==> flow/design.v <==
`timescale 1ns/1ps
package nn_pkg;
 localparam int K_SIZE = 3;
 localparam int PROD_W = 17;
 localparam int ACC_CONV_W = PROD_W + $clog2(K_SIZE*K_SIZE);
 localparam int RES_W = ACC_CONV_W + 1;
 localparam int W_W = 8;
 localparam int ACC_FC_W = 40;
 localparam int SHIFT_NORM = 6;
endpackage
`timescale 1ns/1ps
module window_gen_3x3_flat #(
 parameter int IMG_W = 8,
 parameter int IMG_H = 8
)(
 input logic clk,
 input logic rst,
 input logic in_valid,
 input logic signed [8:0] in_pixel,
 output logic win_valid,
 output logic [80:0] win_flat,  
 output logic [$clog2(IMG_W)-1:0] out_x,
 output logic [$clog2(IMG_H)-1:0] out_y
);
 logic signed [8:0] line1 [0:IMG_W-1];
 logic signed [8:0] line2 [0:IMG_W-1];
 logic signed [8:0] s0[0:2], s1[0:2], s2[0:2];
 int unsigned x, y;
 integer k;
 task automatic put9(input int idx, input logic signed [8:0] val);
 begin
 win_flat[idx*9 +: 9] <= val;
 end
 endtask
 always_ff @(posedge clk) begin
 if (rst) begin
 x <= 0; y <= 0;
 win_valid <= 0;
 out_x <= '0; out_y <= '0;
 win_flat <= '0;
 for (k = 0; k < IMG_W; k = k + 1) begin
 line1[k] <= '0;
 line2[k] <= '0;
 end
 for (k = 0; k < 3; k = k + 1) begin
 s0[k] <= '0; s1[k] <= '0; s2[k] <= '0;
 end
 end else begin
 win_valid <= 0;
 if (in_valid) begin
 s0[0] <= s0[1]; s0[1] <= s0[2]; s0[2] <= line2[x];
 s1[0] <= s1[1]; s1[1] <= s1[2]; s1[2] <= line1[x];
 s2[0] <= s2[1]; s2[1] <= s2[2]; s2[2] <= in_pixel;
 line2[x] <= line1[x];
 line1[x] <= in_pixel;
 if (y >= 2 && x >= 2) begin
 put9(0, s0[1]); put9(1, s0[2]); put9(2, line2[x]);
 put9(3, s1[1]); put9(4, s1[2]); put9(5, line1[x]);
 put9(6, s2[1]); put9(7, s2[2]); put9(8, in_pixel);
 win_valid <= 1;
 out_x <= x - 2;
 out_y <= y - 2;
 end
 if (x == IMG_W-1) begin
 x <= 0;
 if (y != IMG_H-1) y <= y + 1;
 else y <= 0;
 end else begin
 x <= x + 1;
 end
 end
 end
 end
endmodule
`timescale 1ns/1ps
import nn_pkg::*;
module nn_block_flat #(
 parameter int SHIFT_NORM = nn_pkg::SHIFT_NORM
)(
 input logic clk,
 input logic rst,
 input logic [80:0] win_flat,
 input logic signed [7:0] k00, k01, k02,
 input logic signed [7:0] k10, k11, k12,
 input logic signed [7:0] k20, k21, k22,
 input logic signed [7:0] bias,
 input logic signed [7:0] scale,
 input logic signed [7:0] offset,
 input logic signed [W_W-1:0] w0,
 input logic signed [W_W-1:0] w1,
 input logic signed [W_W-1:0] w2,
 output logic signed [RES_W-1:0] conv_result,
 output logic signed [RES_W-1:0] norm_result,
 output logic signed [ACC_FC_W-1:0] acc0,
 output logic signed [ACC_FC_W-1:0] acc1,
 output logic signed [ACC_FC_W-1:0] acc2
);
 function automatic logic signed [8:0] pix(input int idx);
 begin
 pix = $signed(win_flat[idx*9 +: 9]);
 end
 endfunction
 integer signed sum_temp;
 integer signed sum_next;
 always_comb begin
 sum_temp =
 pix(0)*k00 + pix(1)*k01 + pix(2)*k02 +
 pix(3)*k10 + pix(4)*k11 + pix(5)*k12 +
 pix(6)*k20 + pix(7)*k21 + pix(8)*k22;
 sum_next = (sum_temp <<< 1) + $signed(bias);
 end
 logic signed [RES_W-1:0] conv_reg;
 always_ff @(posedge clk) begin
 if (rst) conv_reg <= '0;
 else conv_reg <= sum_next[RES_W-1:0];
 end
 always_ff @(posedge clk) begin
 if (rst) conv_result <= '0;
 else conv_result <= conv_reg;
 end
 localparam int PROD_W = RES_W + 8;
 logic signed [PROD_W-1:0] prod;
 integer signed prod_shifted;
 integer signed sum_off;
 integer signed norm_next;
 always_comb begin
 prod = $signed(conv_reg) * $signed(scale);
 if (SHIFT_NORM > 0) prod_shifted = $signed(prod) >>> SHIFT_NORM;
 else if (SHIFT_NORM < 0) prod_shifted = $signed(prod) <<< (-SHIFT_NORM);
 else prod_shifted = $signed(prod);
 sum_off = prod_shifted + $signed(offset);
 norm_next = (sum_off < 0) ? 0 : sum_off;
 end
 always_ff @(posedge clk) begin
 if (rst) norm_result <= '0;
 else norm_result <= norm_next[RES_W-1:0];
 end
 always_comb begin
 acc0 = $signed(norm_result) * $signed(w0);
 acc1 = $signed(norm_result) * $signed(w1);
 acc2 = $signed(norm_result) * $signed(w2);
 end
endmodule
`timescale 1ns/1ps
import nn_pkg::*;
module nn_image_top #(
 parameter int IMG_W = 8,
 parameter int IMG_H = 8
)(
 input logic clk,
 input logic rst,
 input logic in_valid,
 input logic signed [8:0] in_pixel,
 input logic signed [7:0] k00, k01, k02,
 input logic signed [7:0] k10, k11, k12,
 input logic signed [7:0] k20, k21, k22,
 input logic signed [7:0] bias,
 input logic signed [7:0] scale,
 input logic signed [7:0] offset,
 input logic signed [W_W-1:0] w0,
 input logic signed [W_W-1:0] w1,
 input logic signed [W_W-1:0] w2,
 output logic out_valid,
 output logic signed [RES_W-1:0] conv_result,
 output logic signed [RES_W-1:0] norm_result,
 output logic signed [ACC_FC_W-1:0] acc0,
 output logic signed [ACC_FC_W-1:0] acc1,
 output logic signed [ACC_FC_W-1:0] acc2,
 output logic [$clog2(IMG_W)-1:0] out_x,
 output logic [$clog2(IMG_H)-1:0] out_y
);
 logic win_valid;
 logic [80:0] win_flat;  
 logic [$clog2(IMG_W)-1:0] win_x;
 logic [$clog2(IMG_H)-1:0] win_y;
 window_gen_3x3_flat #(
 .IMG_W(IMG_W),
 .IMG_H(IMG_H)
 ) u_win (
 .clk (clk),
 .rst (rst),
 .in_valid (in_valid),
 .in_pixel (in_pixel),
 .win_valid(win_valid),
 .win_flat (win_flat),
 .out_x (win_x),
 .out_y (win_y)
 );
 nn_block_flat #(
 .SHIFT_NORM(SHIFT_NORM)
 ) u_core (
 .clk (clk),
 .rst (rst),
 .win_flat (win_flat),
 .k00(k00), .k01(k01), .k02(k02),
 .k10(k10), .k11(k11), .k12(k12),
 .k20(k20), .k21(k21), .k22(k22),
 .bias (bias),
 .scale (scale),
 .offset (offset),
 .w0(w0),
 .w1(w1),
 .w2(w2),
 .conv_result(conv_result),
 .norm_result(norm_result),
 .acc0(acc0),
 .acc1(acc1),
 .acc2(acc2)
 );
 logic [1:0] vpipe;
 logic [$clog2(IMG_W)-1:0] x_pipe0, x_pipe1;
 logic [$clog2(IMG_H)-1:0] y_pipe0, y_pipe1;
 always_ff @(posedge clk) begin
 if (rst) begin
 vpipe <= 2'b00;
 x_pipe0 <= '0; x_pipe1 <= '0;
 y_pipe0 <= '0; y_pipe1 <= '0;
 end else begin
 vpipe <= {vpipe[0], win_valid};
 if (win_valid) begin
 x_pipe0 <= win_x;
 y_pipe0 <= win_y;
 end
 x_pipe1 <= x_pipe0;
 y_pipe1 <= y_pipe0;
 end
 end
 assign out_valid = vpipe[1];
 assign out_x = x_pipe1;
 assign out_y = y_pipe1;
endmodule
==> Step by step through the tools: nn_image_top <==
Tool output for the design above, in the order of the flow.
Line numbers count from 1 in the design file above.
Cell names lack the library's common part.
{ "setup": {"top_module": "nn_image_top", "clk_port": "clk", "library": "sky130hd", "corner": "tt_025C_1v80"} }

==> Word level <==
Yosys after proc, flatten, opt, wreduce and memory -nomap, before mapping. Print and check cells are not counted.
Yosys's memory passes give these memory sizes; they may raise the number of words (mostly to a power of two), join words into wider ones and drop unused or constant bits.
{ "word_totals": {"register_bits": 286, "ramBits": 144, "memories": 2} }
{ "op_classes": {"add_sub_neg": 14, "mul": 13, "n_cmp": 3, "equal": 2, "muxes": 16, "bitwise": 1, "reduce_logical": 5} }
{ "mem_list": {"columns": ["memory", "words", "width", "line", "text"], "rows": [
  ["u_win.line1", 8, 9, 25, "logic signed [8:0] line1 [0:IMG_W-1];"],
  ["u_win.line2", 8, 9, 26, "logic signed [8:0] line2 [0:IMG_W-1];"]
]} }
{ "op_table": {"columns": ["cell", "count"], "rows": [
  ["9-bit by 8-bit multiplier with 17-bit output", 9],
  ["22-bit by 8-bit multiplier with 30-bit output", 4],
  ["21-bit adder", 8],
  ["32-bit by 1-bit adder with 32-bit output with constant B", 2],
  ["32-bit by 2-bit greater-or-equal comparator with 1-bit output with constant B", 2],
  ["32-bit two-way mux", 2],
  ["9-bit two-way mux", 4],
  ["32-bit by 1-bit less-than comparator with 1-bit output with constant B", 1],
  ["32-bit by 3-bit == test with 1-bit output with constant B", 1],
  ["32-bit by 3-bit != test with 1-bit output with constant B", 1],
  ["24-bit by 8-bit adder with 25-bit output", 1],
  ["22-bit by 8-bit adder with 22-bit output", 1],
  ["3-bit two-way mux", 6],
  ["3-bit by 2-bit subtractor with 3-bit output with constant B", 2],
  ["2-bit AND reduction", 2],
  ["2-bit OR reduction", 2],
  ["1-bit two-way mux", 4],
  ["1-bit logical AND", 1],
  ["1-bit NOT", 1]
]} }

==> Logic depth <==
Yosys ltp: most cells in a row. Word level: on the elaborated netlist, between registers, memories and ports. Mapped: between sequential cells and ports; inverters and the memories' decode and read muxes count.
{ "logic_depth": {"word_depth": 10, "abc_area": 0, "depth_mapped": 40, "mapped_depth_nobuf": 40} }

==> Synthesis result <==
The flow's flattened synthesis, as Yosys stat reports it; memories are mapped. The netlist is that of the ABC_AREA named above (0 if unset); the other value can give another one.
{ "mapped": {"cell_count": 7516, "mapped_area_um2": 69781.9, "seqArea_um2": 10109.7, "ff_cells": 433, "n_buf": 278} }
{ "by_type": {"columns": ["type", "count", "area_total_um2"], "rows": [
  ["fa_1", 1227, 2.46E+04],
  ["ha_1", 579, 7.24E+03],
  ["inv_1", 1565, 5.87E+03],
  ["dfxtp_1", 289, 5.79E+03],
  ["and2_1", 803, 5.02E+03],
  ["edfxtp_1", 144, 4.32E+03],
  ["nand2_1", 601, 2.26E+03],
  ["xnor2_1", 246, 2.15E+03],
  ["nor2_1", 437, 1.64E+03],
  ["xor2_1", 127, 1.11E+03],
  ["a21oi_1", 218, 1.09E+03],
  ["nand2b_1", 143, 894.608],
  ["clkbuf_1", 219, 822.038],
  ["mux4_2", 36, 810.778],
  ["and3_1", 100, 625.6],
  ["mux2i_1", 61, 610.586],
  ["a21o_1", 67, 502.982],
  ["nor2b_1", 70, 437.92]
]} }
Other cell types: 48; their cells: 584.
By module: a second synthesis without flattening, with its own total; a netlist apart from the flattened one above.
{ "unflattened": {"hier_cells": 7351, "hier_area_um2": 70710.3} }
Rows give one instance, submodules left out.
{ "by_module": {"columns": ["mod", "instances", "cells", "mod_area_um2", "seq_area_um2"], "rows": [
  ["nn_block_flat (SHIFT_NORM=6)", 1, 5946, 55147.9, 1321.3],
  ["window_gen_3x3_flat", 1, 1369, 15128.3, 8508.2],
  ["nn_image_top", 1, 36, 434.2, 280.3]
]} }

==> Path before layout <==
Path of least setup slack by OpenSTA after synthesis, without wires, with an ideal clock, recovery checks aside; 20% of the period is set as input and as output delay. Where synthesis merged equal registers, the netlist keeps one of their names.
{ "synth_timing": {"kind": "input to register", "start": "input port k22[5]", "end": "register u_core.conv_reg[21]", "tclk_ns": 12.0, "input_delay_ns": 2.400, "setup_ns": 0.128, "t_first_pin_ns": 2.400, "arrival_time_ns": 10.513, "t_required_ns": 11.872, "setup_slack_ns": 1.359, "path_delay_ns": 8.241, "path_stages": 36, "path_buffers": 1, "period_less_setup_slack_ns": 10.641} }
"path_delay_ns" = arrival - input delay + setup time.
"path_stages" counts driving pins, that of a launching flip-flop among them; a cell with two outputs on the path counts twice.
"period_less_setup_slack_ns" is the clock period less the worst setup slack; recovery checks do not enter. This is arithmetic on one report: input and output delays are still those of the set period (20% each).
The rows between start and end are the longest chain of elaborated cells between them; the timing report does not say that the signal goes this way. Where chains are equally long, one stands for them.
Each line given opens the expression or statement behind the cell; cells for indexed reads and writes are added by Yosys, which also makes memories of some case tables.
{ "synth_via": {"path_cell_list": "clkbuf_1 > nand2_1 > fa_1 > fa_1 > inv_1 > fa_1 > inv_1 > fa_1 > inv_1 > ha_1 > o21ai_0 > a21boi_0 > o21ai_0 > a21boi_0 > nor2_1 > fa_1 > fa_1 > fa_1 > inv_1 > fa_1 > inv_1 > ha_1 > a21o_1 > a21oi_1 > o21ai_0 > a21oi_1 > xnor2_1 > ha_1 > and4_1 > a211oi_1 > o31ai_1 > a31oi_1 > o21ai_1 > o31ai_1 > xnor2_1 > nor2_1", "elab_chain_cells": 3} }
{ "synth_lines": {"columns": ["item", "line", "text"], "rows": [
  ["start: declaration", 156, "input logic signed [7:0] k20, k21, k22,"],
  ["9-bit by 8-bit multiplier with 17-bit output", 109, "pix(6)*k20 + pix(7)*k21 + pix(8)*k22;"],
  ["21-bit adder", 107, "pix(0)*k00 + pix(1)*k01 + pix(2)*k02 +"],
  ["22-bit by 8-bit adder with 22-bit output", 110, "sum_next = (sum_temp <<< 1) + $signed(bias);"],
  ["end: assignment", 114, "if (rst) conv_reg <= '0;"],
  ["end: assignment", 115, "else conv_reg <= sum_next[RES_W-1:0];"],
  ["end: declaration", 112, "logic signed [RES_W-1:0] conv_reg;"]
]} }

==> Timing after layout <==
From the final timing report of flow run 1: the path of least setup slack in the routed layout; clock arrival at registers is part of the times.
{ "layout_timing": {"kind": "input to output", "start": "input port w0[2]", "end": "output port acc0[32]", "tclk_ns": 12.0, "input_delay_ns": 2.40, "t_first_pin_ns": 2.40, "arrival_time_ns": 9.04, "t_required_ns": 9.60, "setup_slack_ns": 0.56, "path_stages": 22, "path_buffers": 5} }
The rows between start and end are the longest chain of elaborated cells between them; the timing report does not say that the signal goes this way. Where chains are equally long, one stands for them.
{ "layout_via": {"path_cell_list": "clkdlybuf4s50_1 > clkbuf_2 > and2_1 > fa_1 > inv_1 > fa_1 > fa_1 > inv_1 > fa_1 > ha_1 > o21a_1 > o21ai_0 > or3_1 > or4b_1 > nand3_1 > a311o_1 > a221o_1 > a21oi_1 > xnor2_4 > buf_12 > buf_4 > clkdlybuf4s50_1", "elab_chain_cells": 1} }
{ "layout_lines": {"columns": ["item", "line", "text"], "rows": [
  ["start: declaration", 160, "input logic signed [W_W-1:0] w0,"],
  ["22-bit by 8-bit multiplier with 30-bit output", 139, "acc0 = $signed(norm_result) * $signed(w0);"],
  ["end: declaration", 166, "output logic signed [ACC_FC_W-1:0] acc0,"]
]} }

--- measured runs ---
Below are 5 stored runs of the flow (Yosys, OpenROAD; platform sky130hd) on nn_image_top, each with its settings and what was measured, unordered. Constraints: input delay and output delay 20% of the set period each, output load 0.01 pF.
By "worst_path_time_ns" is meant the share of the clock period that the worst setup path is allowed (20% is reserved at inputs, 20% at outputs), minus its slack. Clock arrival times at its registers enter into it.
"design_power_w" rests on the timing tool's default activity at the inputs, not on a simulated workload.
[
  {
    "run": "flow run 1",
    "settings": { "CORE_MARGIN": 7, "CORE_UTILIZATION": 28, "GPL_ROUTABILITY_DRIVEN": 1, "GPL_TIMING_DRIVEN": 0, "HOLD_SLACK_MARGIN": 0.22, "MAX_ROUTING_LAYER": "met4", "MIN_ROUTING_LAYER": "met1", "SETUP_SLACK_MARGIN": 0.34, "SLEW_MARGIN": 25, "period_ns": 12.0, "CAP_MARGIN": 20 },
    "results": { "worst_path_time_ns": 6.64, "critical_path_kind": "input to output", "design_power_w": 0.022281, "hold_ws_ns": 0.457, "final_die_area_um2": 263395.0, "fin_util_frac": 0.318, "fin_ws_ns": 0.559, "setup_tns_ns": 0.000, "synth_area_um2": 69781.9 }
  },
  {
    "run": "flow run 2",
    "settings": { "CELL_PAD_IN_SITES_DETAIL_PLACEMENT": 0, "CORE_ASPECT_RATIO": 0.79, "CORE_UTILIZATION": 34, "GPL_TIMING_DRIVEN": 1, "HOLD_SLACK_MARGIN": -0.01, "SETUP_SLACK_MARGIN": 1.12, "TNS_END_PERCENT": 85, "period_ns": 6.37, "CAP_MARGIN": 20, "CORE_MARGIN": 2, "SLEW_MARGIN": 20 },
    "results": { "worst_path_time_ns": 7.96, "critical_path_kind": "input to register", "design_power_w": 0.058382, "hold_ws_ns": 0.436, "final_die_area_um2": 208906.0, "fin_util_frac": 0.451, "fin_ws_ns": -2.862, "setup_tns_ns": -120.806, "synth_area_um2": 69781.9 }
  },
  {
    "run": "flow run 3",
    "settings": { "CORE_MARGIN": 7, "CORE_UTILIZATION": 28, "CTS_CLUSTER_DIAMETER": 174, "GPL_ROUTABILITY_DRIVEN": 1, "GPL_TIMING_DRIVEN": 0, "HOLD_SLACK_MARGIN": 0.22, "MAX_ROUTING_LAYER": "met4", "MIN_ROUTING_LAYER": "met1", "SETUP_SLACK_MARGIN": 0.34, "SLEW_MARGIN": 25, "TNS_END_PERCENT": 50, "period_ns": 12.0, "CAP_MARGIN": 20 },
    "results": { "worst_path_time_ns": 6.75, "critical_path_kind": "input to output", "design_power_w": 0.022225, "hold_ws_ns": 0.461, "final_die_area_um2": 263395.0, "fin_util_frac": 0.318, "fin_ws_ns": 0.445, "setup_tns_ns": 0.000, "synth_area_um2": 69781.9 }
  },
  {
    "run": "flow run 4",
    "settings": { "CORE_MARGIN": 7, "CORE_UTILIZATION": 28, "GPL_ROUTABILITY_DRIVEN": 0, "GPL_TIMING_DRIVEN": 0, "HOLD_SLACK_MARGIN": -0.05, "MAX_ROUTING_LAYER": "met4", "MIN_ROUTING_LAYER": "met2", "SETUP_SLACK_MARGIN": 0.34, "SLEW_MARGIN": 25, "period_ns": 12.0, "CAP_MARGIN": 20 },
    "results": { "worst_path_time_ns": 9.19, "critical_path_kind": "input to register", "design_power_w": 0.023054, "hold_ws_ns": 0.457, "final_die_area_um2": 263395.0, "fin_util_frac": 0.32, "fin_ws_ns": 0.412, "setup_tns_ns": 0.000, "synth_area_um2": 69781.9 }
  },
  {
    "run": "flow run 5",
    "settings": { "ABC_AREA": 1, "CELL_PAD_IN_SITES_GLOBAL_PLACEMENT": 2, "CORE_UTILIZATION": 21, "MAX_ROUTING_LAYER": "met5", "PLACE_DENSITY_LB_ADDON": 0.18, "SETUP_SLACK_MARGIN": 0.49, "period_ns": 15.8, "CAP_MARGIN": 20, "CORE_MARGIN": 2, "SLEW_MARGIN": 20 },
    "results": { "worst_path_time_ns": 6.06, "critical_path_kind": "input to output", "design_power_w": 0.020235, "hold_ws_ns": 0.418, "final_die_area_um2": 365747.0, "fin_util_frac": 0.238, "fin_ws_ns": 3.416, "setup_tns_ns": 0.000, "synth_area_um2": 75793.9 }
  }
]
--- end ---
